==> flow/design.v <==
module incline_sat(
    input [12:0] incline,
    output [9:0] incline_sat
);
assign incline_sat = (~incline[12] && |incline[12:9]) ? 10'h1FF : 
                    (incline[12] && ~(&incline[12:9])) ? 10'h200 : incline[9:0];
endmodule
module desiredDrive(
    input [11:0] avg_torque,
    input [4:0] cadence,
    input not_pedaling,
    input [12:0] incline,
    input [2:0] scale,
    output [11:0] target_curr
);
localparam TORQUE_MIN = 12'h380;
localparam TOO_SMALL = 5'h05;
logic [9:0] inc_sat;
incline_sat i1( .incline(incline), .incline_sat(inc_sat));
logic [10:0] incline_factor;
assign incline_factor = {inc_sat[9], inc_sat[9:0]} + 11'd256;
logic [8:0] incline_factor_limit;
assign incline_factor_limit = (incline_factor[10] == 1'b1) ? 9'h000 : (incline_factor[9]) ? 9'h1FF : incline_factor[8:0];
logic [5:0] cadence_factor;
assign cadence_factor = (|cadence[4:1]) ? ({1'b0, cadence} + 6'd32) : 6'h00;
logic [12:0]torque_off;
assign torque_off = {1'b0, avg_torque} - {1'b0, TORQUE_MIN};
logic [12:0] torque_pos;
assign torque_pos = (torque_off[12] == 1'b1) ? 12'h000 : torque_off[11:0];
logic [30:0]assist_prod;
assign assist_prod = not_pedaling ? 30'h00000000 : (torque_pos * incline_factor_limit * cadence_factor * scale);
assign target_curr = (|assist_prod[29:27]) ? 12'hFFF : assist_prod[26:15];
endmodule
module desiredDrive_reg(
    input clk, rst_n,
    input [11:0] avg_torque,
    input [4:0] cadence,
    input not_pedaling,
    input [12:0] incline,
    input [2:0] scale,
    output logic [11:0] target_curr
);
logic [11:0] avg_torque_r;
logic [4:0] cadence_r;
logic not_pedaling_r;
logic [12:0] incline_r;
logic [2:0] scale_r;
logic [11:0] target_curr_nxt;
always_ff @(posedge clk, negedge rst_n) begin
    if (!rst_n) begin
        avg_torque_r <= 12'h000;
        cadence_r <= 5'h00;
        not_pedaling_r <= 1'b0;
        incline_r <= 13'h0000;
        scale_r <= 3'h0;
    end
    else begin
        avg_torque_r <= avg_torque;
        cadence_r <= cadence;
        not_pedaling_r <= not_pedaling;
        incline_r <= incline;
        scale_r <= scale;
    end
end
desiredDrive iDD(.avg_torque(avg_torque_r), .cadence(cadence_r), .not_pedaling(not_pedaling_r),
                 .incline(incline_r), .scale(scale_r), .target_curr(target_curr_nxt));
always_ff @(posedge clk, negedge rst_n) begin
    if (!rst_n)
        target_curr <= 12'h000;
    else
        target_curr <= target_curr_nxt;
end
endmodule
Wiki page: desiredDrive_reg / tool data

* Tool chain data of desiredDrive_reg
Each step is given for the RTL above and for the edited RTL. Lines under "before" count in the file above, lines under "after" in the edited file. "change": "after" minus "before" as printed here. Operators carry their Yosys type and port widths (W data, S select, Z words). A cell with n/a has no value.
Inputs: top desiredDrive_reg, clock port clk, cell library sky130hd, timing corner tt_025C_1v80

* Edit of the RTL
Unified diff, file above to edited file. This change comes from a script, not from a designer. The edited design behaves differently; no optimisation was intended.
begin of diff
@@ -65,9 +65,4 @@
 desiredDrive iDD(.avg_torque(avg_torque_r), .cadence(cadence_r), .not_pedaling(not_pedaling_r),
                  .incline(incline_r), .scale(scale_r), .target_curr(target_curr_nxt));
-always_ff @(posedge clk, negedge rst_n) begin
-    if (!rst_n)
-        target_curr <= 12'h000;
-    else
-        target_curr <= target_curr_nxt;
-end
+always_comb target_curr = target_curr_nxt;
 endmodule
end of diff

* After elaboration
Source: Yosys, flattened and elaborated, memories not mapped. Widths are those after wreduce; folded enables and synchronous resets count as part of the registers. Registers that Yosys merges into a memory's read port (data or address) are not register bits. Print and check cells do not count. Equal cells are merged and count once.
Storage and ports:
- register bits after elaboration | before 46, after 34, change -12
- output and inout port bits | before 12, after 12, change 0
- input bits | before 36, after 36, change 0
- word-level cells | before 28, after 27, change -1
Operators by class:
- reductions and logical operators | before 6, after 6, change 0
- $mul | before 3, after 3, change 0
- mux-type cells | before 8, after 8, change 0
- bitwise gates (word level) | before 2, after 2, change 0
- $add $sub $neg | before 3, after 3, change 0
Operator kinds equal on both sides are left out: 16.

* Depth
Yosys ltp: most cells in a row. Word level: on the elaborated netlist, between registers, memories and ports. Mapped: between sequential cells and ports; inverters and the memories' decode and read muxes count.
Logic depth:
- depth after elaboration | before 14, after 14, change 0
- ABC_AREA | before 0, after 0
- mapped depth | before 55, after 54, change -1
- gate-level depth less buffers | before 53, after 51, change -2

* Synthesis result
Yosys stat after the flow's synthesis: flattened, memories mapped to cells. It holds for the ABC_AREA given above (unset counts as 0); a run with the other value may have another netlist.
Cells by type:
- sky130_fd_sc_hd__a21oi_1 | before 51, after 67, change +16
- sky130_fd_sc_hd__and2_1 | before 60, after 75, change +15
- sky130_fd_sc_hd__dfrtp_1 | before 46, after 34, change -12
- sky130_fd_sc_hd__o21ai_0 | before 32, after 21, change -11
- sky130_fd_sc_hd__xnor2_1 | before 26, after 36, change +10
- sky130_fd_sc_hd__nand2_1 | before 201, after 193, change -8
- sky130_fd_sc_hd__nor2_1 | before 81, after 73, change -8
- sky130_fd_sc_hd__nor3_1 | before 19, after 11, change -8
- sky130_fd_sc_hd__xor2_1 | before 19, after 12, change -7
- sky130_fd_sc_hd__a211oi_1 | before 10, after 3, change -7
- sky130_fd_sc_hd__nand3_1 | before 40, after 34, change -6
- sky130_fd_sc_hd__nor3b_1 | before 6, after 0, change -6
- sky130_fd_sc_hd__inv_1 | before 249, after 244, change -5
- sky130_fd_sc_hd__o2111ai_1 | before 6, after 2, change -4
- sky130_fd_sc_hd__mux2i_1 | before 5, after 1, change -4
- sky130_fd_sc_hd__and3b_1 | before 4, after 0, change -4
- sky130_fd_sc_hd__o21a_1 | before 4, after 8, change +4
- sky130_fd_sc_hd__or3_1 | before 2, after 6, change +4
Cell types equal on both sides are left out: 6. The list need not be complete.
Synthesis totals:
- mapped flip-flops | before 46, after 34, change -12
- cell area after synthesis (µm²) | before 11094.4, after 10427.5, change -666.9
- buffer cells | before 38, after 36, change -2
- standard cells after synthesis | before 1324, after 1270, change -54
- sequential part of the area (µm²) | before 1151.1, after 850.8, change -300.3
The figures by module come from a second, unflattened synthesis with its own total; it is not the netlist above.
Second synthesis, totals:
- cells (unflattened synthesis) | before 1304, after 1423, change +119
- area total of the unflattened synthesis (µm²) | before 10934.2, after 11397.2, change +463.0
Rows give one instance, submodules left out.
By module, before:
- desiredDrive | cells 1224, area 9544.2 µm², sequential area 0.0 µm², instances 1
- desiredDrive_reg | cells 46, area 1151.1 µm², sequential area 1151.1 µm², instances 1
- incline_sat | cells 34, area 239.0 µm², sequential area 0.0 µm², instances 1
By module, after:
- desiredDrive | cells 1355, area 10307.4 µm², sequential area 0.0 µm², instances 1
- desiredDrive_reg | cells 34, area 850.8 µm², sequential area 850.8 µm², instances 1
- incline_sat | cells 34, area 239.0 µm², sequential area 0.0 µm², instances 1

* Timing after synthesis
Path of least setup slack by OpenSTA after synthesis, without wires, with an ideal clock, recovery checks aside; 20% of the period is set as input and as output delay. Where synthesis merged equal registers, the netlist keeps one of their names.
Timing path post-synthesis:
- path kind | before reg-to-reg, after reg-to-output
- start | before reg incline_r[11], after reg incline_r[11]
- end | before reg (no name shown), after out (no name shown)
- arrival (ps) | before 11286, after 11444, change +158
- setup slack (ps) | before 1582, after -1044, change -2626
- path buffers | before 3, after 1, change -2
- data required time (ps) | before 12868, after 10400, change -2468
- external output delay (ps) | after 2600
- stages on the path | before 50, after 52, change +2
- setup time (ps) | before 132
- path delay (ps) | before 11418, after 11444, change +26
- time at the first pin (ps) | before 0, after 0, change 0
- period (ps) | before 13000, after 13000, change 0
- synthesis period reached (ps) | before 11418, after 14044, change +2626
"path delay" is the arrival time less input delay plus setup time. At an output port there is no setup time. "stages on the path" counts driving pins, that of a launching flip-flop among them; a cell with two outputs on the path counts twice. "synthesis period reached" is the clock period less the worst setup slack; recovery checks do not enter. This is arithmetic on one report: input and output delays are still those of the set period (20% each). Between the ends stands the longest chain of elaborated cells between them, by number of cells; it is not shown to be the way that was timed. Of several equally long chains one is given. A line is the first line of the expression or statement that the cell stems from. Yosys adds cells for indexed reads and writes and turns some case tables into memories.
Between the ends, post-synthesis, before: path through sky130_fd_sc_hd__dfrtp_1 -> sky130_fd_sc_hd__nor3_1 -> sky130_fd_sc_hd__nor2_1 -> sky130_fd_sc_hd__a21o_1 -> sky130_fd_sc_hd__ha_1 -> sky130_fd_sc_hd__nor2_1 -> sky130_fd_sc_hd__clkbuf_1 -> sky130_fd_sc_hd__a21o_1 -> sky130_fd_sc_hd__clkbuf_1 -> sky130_fd_sc_hd__nor2_1 -> sky130_fd_sc_hd__fa_1 -> sky130_fd_sc_hd__inv_1 -> sky130_fd_sc_hd__fa_1 -> sky130_fd_sc_hd__inv_1 -> sky130_fd_sc_hd__fa_1 -> sky130_fd_sc_hd__inv_1 -> sky130_fd_sc_hd__fa_1 -> sky130_fd_sc_hd__inv_1 -> [14 not listed] -> sky130_fd_sc_hd__a21o_1 -> sky130_fd_sc_hd__a2111oi_4 -> sky130_fd_sc_hd__o32ai_2 -> sky130_fd_sc_hd__a21oi_1 -> sky130_fd_sc_hd__inv_1 -> sky130_fd_sc_hd__a21oi_1 -> sky130_fd_sc_hd__xnor2_1 -> sky130_fd_sc_hd__nand2_1 -> sky130_fd_sc_hd__fa_1 -> sky130_fd_sc_hd__inv_1 -> sky130_fd_sc_hd__ha_1 -> sky130_fd_sc_hd__nand4_1 -> sky130_fd_sc_hd__a2111oi_4 -> sky130_fd_sc_hd__or2_2 -> sky130_fd_sc_hd__o2111ai_1 -> sky130_fd_sc_hd__a211oi_2 -> sky130_fd_sc_hd__buf_6 -> sky130_fd_sc_hd__o21ai_0, cells in the longest elaborated chain 14, elaborated cells on any way between the ends 16, source lines of those cells 6, those cells by class add/sub: 1; mul: 3; mux: 6; logic: 1; reduce/logical: 5
RTL lines, path post-synthesis, before:
- from (decl) | line 46 | logic [12:0] incline_r;
- from (assign) | line 54 | incline_r <= 13'h0000;
- from (assign) | line 61 | incline_r <= incline;
- $reduce_and A4 Y1 | line 6 | (incline[12] && ~(&incline[12:9])) ? 10'h200 : incline[9:0];
- $not A1 Y1 | line 6
- $logic_and A1 B1 Y1 | line 6
- $mux W10 | line 6
- $mux W10 | line 5 | assign incline_sat = (~incline[12] && |incline[12:9]) ? 10'h1FF :
- $add A10 B10 Y11 | line 21 | assign incline_factor = {inc_sat[9], inc_sat[9:0]} + 11'd256;
- $mux W9 x2 | line 23 | assign incline_factor_limit = (incline_factor[10] == 1'b1) ? 9'h000 : (incline_factor[9]) ? 9'h1FF : incline_f ...
- $mul A12 B9 Y21 | line 31 | assign assist_prod = not_pedaling ? 30'h00000000 : (torque_pos * incline_factor_limit * cadence_factor * scale ...
- $mul A31 B6 Y31 | line 31
- $mul A31 B3 Y30 | line 31
- $mux W30 | line 31
- $reduce_or A3 Y1 | line 32
- $mux W12 | line 32
- to (assign) | line 69
- to (assign) | line 71
- to (decl) | line 41
Between the ends, post-synthesis, after: path through sky130_fd_sc_hd__dfrtp_1 -> sky130_fd_sc_hd__nor3_1 -> sky130_fd_sc_hd__nor2_1 -> sky130_fd_sc_hd__a21o_1 -> sky130_fd_sc_hd__ha_1 -> sky130_fd_sc_hd__a21oi_2 -> sky130_fd_sc_hd__a21oi_1 -> sky130_fd_sc_hd__clkbuf_1 -> sky130_fd_sc_hd__nand3_1 -> sky130_fd_sc_hd__fa_1 -> sky130_fd_sc_hd__inv_1 -> sky130_fd_sc_hd__fa_1 -> sky130_fd_sc_hd__ha_1 -> sky130_fd_sc_hd__inv_1 -> sky130_fd_sc_hd__fa_1 -> sky130_fd_sc_hd__inv_1 -> sky130_fd_sc_hd__ha_1 -> sky130_fd_sc_hd__a21o_1 -> [16 not listed] -> sky130_fd_sc_hd__a21o_1 -> sky130_fd_sc_hd__a21oi_1 -> sky130_fd_sc_hd__o21ai_0 -> sky130_fd_sc_hd__a21o_1 -> sky130_fd_sc_hd__a21oi_1 -> sky130_fd_sc_hd__xnor2_1 -> sky130_fd_sc_hd__nand2_1 -> sky130_fd_sc_hd__fa_1 -> sky130_fd_sc_hd__inv_1 -> sky130_fd_sc_hd__ha_1 -> sky130_fd_sc_hd__a21o_1 -> sky130_fd_sc_hd__a21o_1 -> sky130_fd_sc_hd__a21o_1 -> sky130_fd_sc_hd__a21oi_1 -> sky130_fd_sc_hd__o21ai_2 -> sky130_fd_sc_hd__a21o_1 -> sky130_fd_sc_hd__or3b_1 -> sky130_fd_sc_hd__a41oi_2, cells in the longest elaborated chain 14, elaborated cells on any way between the ends 16, source lines of those cells 6, those cells by class add/sub: 1; mul: 3; mux: 6; logic: 1; reduce/logical: 5
RTL lines, path post-synthesis, after:
- from (decl) | line 46 | logic [12:0] incline_r;
- from (assign) | line 54 | incline_r <= 13'h0000;
- from (assign) | line 61 | incline_r <= incline;
- $reduce_and A4 Y1 | line 6 | (incline[12] && ~(&incline[12:9])) ? 10'h200 : incline[9:0];
- $not A1 Y1 | line 6
- $logic_and A1 B1 Y1 | line 6
- $mux W10 | line 6
- $mux W10 | line 5 | assign incline_sat = (~incline[12] && |incline[12:9]) ? 10'h1FF :
- $add A10 B10 Y11 | line 21 | assign incline_factor = {inc_sat[9], inc_sat[9:0]} + 11'd256;
- $mux W9 x2 | line 23 | assign incline_factor_limit = (incline_factor[10] == 1'b1) ? 9'h000 : (incline_factor[9]) ? 9'h1FF : incline_f ...
- $mul A12 B9 Y21 | line 31 | assign assist_prod = not_pedaling ? 30'h00000000 : (torque_pos * incline_factor_limit * cadence_factor * scale ...
- $mul A31 B6 Y31 | line 31
- $mul A31 B3 Y30 | line 31
- $mux W30 | line 31
- $reduce_or A3 Y1 | line 32
- $mux W12 | line 32
- to (decl) | line 41

* Timing after layout
Path of least setup slack in the final report of the runs of pair A (OpenROAD, finished layout, wires in). Where an end is a register, its clock arrival counts in the times. The report prints the path's times to 10 ps; the period is as set.
Timing path post-layout:
- path kind | before reg-to-reg, after reg-to-output
- start | before reg incline_r[11], after reg incline_r[11]
- end | before reg (no name shown), after out (no name shown)
- path buffers | before 3, after 6, change +3
- setup slack (ps) | before 560, after -1520, change -2080
- arrival (ps) | before 11910, after 11360, change -550
- setup time (ps) | before 140
- external output delay (ps) | after 2460
- data required time (ps) | before 12470, after 9840, change -2630
- stages on the path | before 48, after 53, change +5
- period (ps) | before 12300, after 12300, change 0
- time at the first pin (ps) | before 310, after 290, change -20
Between the ends stands the longest chain of elaborated cells between them, by number of cells; it is not shown to be the way that was timed. Of several equally long chains one is given.
Between the ends, post-layout, before: path through sky130_fd_sc_hd__dfrtp_1 -> sky130_fd_sc_hd__nor3_1 -> sky130_fd_sc_hd__nor2_1 -> sky130_fd_sc_hd__a21o_1 -> sky130_fd_sc_hd__ha_1 -> sky130_fd_sc_hd__nor2_2 -> sky130_fd_sc_hd__buf_4 -> sky130_fd_sc_hd__a21o_1 -> sky130_fd_sc_hd__nor2_1 -> sky130_fd_sc_hd__fa_1 -> sky130_fd_sc_hd__inv_1 -> sky130_fd_sc_hd__fa_1 -> sky130_fd_sc_hd__inv_1 -> sky130_fd_sc_hd__fa_1 -> sky130_fd_sc_hd__inv_1 -> sky130_fd_sc_hd__fa_1 -> sky130_fd_sc_hd__inv_1 -> sky130_fd_sc_hd__ha_1 -> [12 not listed] -> sky130_fd_sc_hd__inv_1 -> sky130_fd_sc_hd__ha_1 -> sky130_fd_sc_hd__or2_2 -> sky130_fd_sc_hd__a2111oi_4 -> sky130_fd_sc_hd__o311ai_2 -> sky130_fd_sc_hd__a31o_2 -> sky130_fd_sc_hd__a21oi_2 -> sky130_fd_sc_hd__xnor2_1 -> sky130_fd_sc_hd__and2_1 -> sky130_fd_sc_hd__fa_1 -> sky130_fd_sc_hd__ha_4 -> sky130_fd_sc_hd__nand4_1 -> sky130_fd_sc_hd__a2111oi_4 -> sky130_fd_sc_hd__or2_4 -> sky130_fd_sc_hd__o2111ai_1 -> sky130_fd_sc_hd__a211oi_2 -> sky130_fd_sc_hd__buf_4 -> sky130_fd_sc_hd__o21ai_0, cells in the longest elaborated chain 14, elaborated cells on any way between the ends 16, source lines of those cells 6, those cells by class add/sub: 1; mul: 3; mux: 6; logic: 1; reduce/logical: 5
RTL lines, path post-layout, before:
- from (decl) | line 46 | logic [12:0] incline_r;
- from (assign) | line 54 | incline_r <= 13'h0000;
- from (assign) | line 61 | incline_r <= incline;
- $reduce_and A4 Y1 | line 6 | (incline[12] && ~(&incline[12:9])) ? 10'h200 : incline[9:0];
- $not A1 Y1 | line 6
- $logic_and A1 B1 Y1 | line 6
- $mux W10 | line 6
- $mux W10 | line 5 | assign incline_sat = (~incline[12] && |incline[12:9]) ? 10'h1FF :
- $add A10 B10 Y11 | line 21 | assign incline_factor = {inc_sat[9], inc_sat[9:0]} + 11'd256;
- $mux W9 x2 | line 23 | assign incline_factor_limit = (incline_factor[10] == 1'b1) ? 9'h000 : (incline_factor[9]) ? 9'h1FF : incline_f ...
- $mul A12 B9 Y21 | line 31 | assign assist_prod = not_pedaling ? 30'h00000000 : (torque_pos * incline_factor_limit * cadence_factor * scale ...
- $mul A31 B6 Y31 | line 31
- $mul A31 B3 Y30 | line 31
- $mux W30 | line 31
- $reduce_or A3 Y1 | line 32
- $mux W12 | line 32
- to (assign) | line 69
- to (assign) | line 71
- to (decl) | line 41
Between the ends, post-layout, after: path through sky130_fd_sc_hd__dfrtp_1 -> sky130_fd_sc_hd__nor3_2 -> sky130_fd_sc_hd__nor2_1 -> sky130_fd_sc_hd__a21o_1 -> sky130_fd_sc_hd__ha_4 -> sky130_fd_sc_hd__a21oi_4 -> sky130_fd_sc_hd__bufbuf_16 -> sky130_fd_sc_hd__buf_4 -> sky130_fd_sc_hd__a21oi_1 -> sky130_fd_sc_hd__buf_4 -> sky130_fd_sc_hd__nand3_1 -> sky130_fd_sc_hd__fa_1 -> sky130_fd_sc_hd__fa_1 -> sky130_fd_sc_hd__inv_1 -> sky130_fd_sc_hd__fa_1 -> sky130_fd_sc_hd__inv_1 -> sky130_fd_sc_hd__fa_1 -> sky130_fd_sc_hd__inv_1 -> [17 not listed] -> sky130_fd_sc_hd__o31a_1 -> sky130_fd_sc_hd__o41ai_4 -> sky130_fd_sc_hd__a21o_1 -> sky130_fd_sc_hd__a21oi_2 -> sky130_fd_sc_hd__xnor2_2 -> sky130_fd_sc_hd__nand2_1 -> sky130_fd_sc_hd__fa_1 -> sky130_fd_sc_hd__inv_2 -> sky130_fd_sc_hd__ha_4 -> sky130_fd_sc_hd__a21o_1 -> sky130_fd_sc_hd__a21oi_2 -> sky130_fd_sc_hd__o21ai_1 -> sky130_fd_sc_hd__or3_1 -> sky130_fd_sc_hd__o21ai_2 -> sky130_fd_sc_hd__buf_4 -> sky130_fd_sc_hd__buf_6 -> sky130_fd_sc_hd__a21oi_2 -> sky130_fd_sc_hd__buf_2, cells in the longest elaborated chain 14, elaborated cells on any way between the ends 16, source lines of those cells 6, those cells by class add/sub: 1; mul: 3; mux: 6; logic: 1; reduce/logical: 5
RTL lines, path post-layout, after:
- from (decl) | line 46 | logic [12:0] incline_r;
- from (assign) | line 54 | incline_r <= 13'h0000;
- from (assign) | line 61 | incline_r <= incline;
- $reduce_and A4 Y1 | line 6 | (incline[12] && ~(&incline[12:9])) ? 10'h200 : incline[9:0];
- $not A1 Y1 | line 6
- $logic_and A1 B1 Y1 | line 6
- $mux W10 | line 6
- $mux W10 | line 5 | assign incline_sat = (~incline[12] && |incline[12:9]) ? 10'h1FF :
- $add A10 B10 Y11 | line 21 | assign incline_factor = {inc_sat[9], inc_sat[9:0]} + 11'd256;
- $mux W9 x2 | line 23 | assign incline_factor_limit = (incline_factor[10] == 1'b1) ? 9'h000 : (incline_factor[9]) ? 9'h1FF : incline_f ...
- $mul A12 B9 Y21 | line 31 | assign assist_prod = not_pedaling ? 30'h00000000 : (torque_pos * incline_factor_limit * cadence_factor * scale ...
- $mul A31 B6 Y31 | line 31
- $mul A31 B3 Y30 | line 31
- $mux W30 | line 31
- $reduce_or A3 Y1 | line 32
- $mux W12 | line 32
- to (decl) | line 41

* Layout results
Both versions went through the flow (Yosys, OpenROAD) with the same settings in each pair. Constraints: input delay and output delay 20% of the set period each, output load 0.01 pF.
Flow settings, pair A: CORE_UTILIZATION 40, period_ns 12.3, CAP_MARGIN 20, CORE_MARGIN 2, SLEW_MARGIN 20
Results, pair A:
- utilization of the finished layout (%) | before 46.2, after 53.8, change +7.6
- achieved clock period (ps) | before 11741, after 13818, change +2077
- Yosys chip area after synthesis (µm²) | before 11094.4, after 10427.5, change -666.9
- total die area (µm²) | before 29083.9, after 27377.0, change -1706.9
- worst setup slack after layout (ps) | before 559, after -1518, change -2077
- standard-cell area of the final layout (µm²) | before 12524.5, after 13888.3, change +1363.8
- setup TNS (ps) | before 0, after -17635, change -17635
Flow settings, pair B: ABC_AREA 1, CELL_PAD_IN_SITES_DETAIL_PLACEMENT 0, CORE_UTILIZATION 27, CTS_CLUSTER_SIZE 53, HOLD_SLACK_MARGIN 0.2, MIN_ROUTING_LAYER met2, PLACE_DENSITY_LB_ADDON 0.04, SETUP_SLACK_MARGIN -0.08, SLEW_MARGIN 35, period_ns 10.9, CAP_MARGIN 20, CORE_MARGIN 2
Results, pair B:
- utilization of the finished layout (%) | before 39.6, after 39.6, change 0.0
- achieved clock period (ps) | before 10949, after 13397, change +2448
- Yosys chip area after synthesis (µm²) | before 11229.5, after 11033.1, change -196.4
- total die area (µm²) | before 43239.0, after 42495.8, change -743.2
- worst setup slack after layout (ps) | before -49, after -2497, change -2448
- standard-cell area of the final layout (µm²) | before 16223.1, after 16066.7, change -156.4
- setup TNS (ps) | before -452, after -29832, change -29380
"achieved clock period" is the run's clock period less its worst setup slack. It is reckoned from that one timing run; input and output delays stay at 20% of the period that was set.
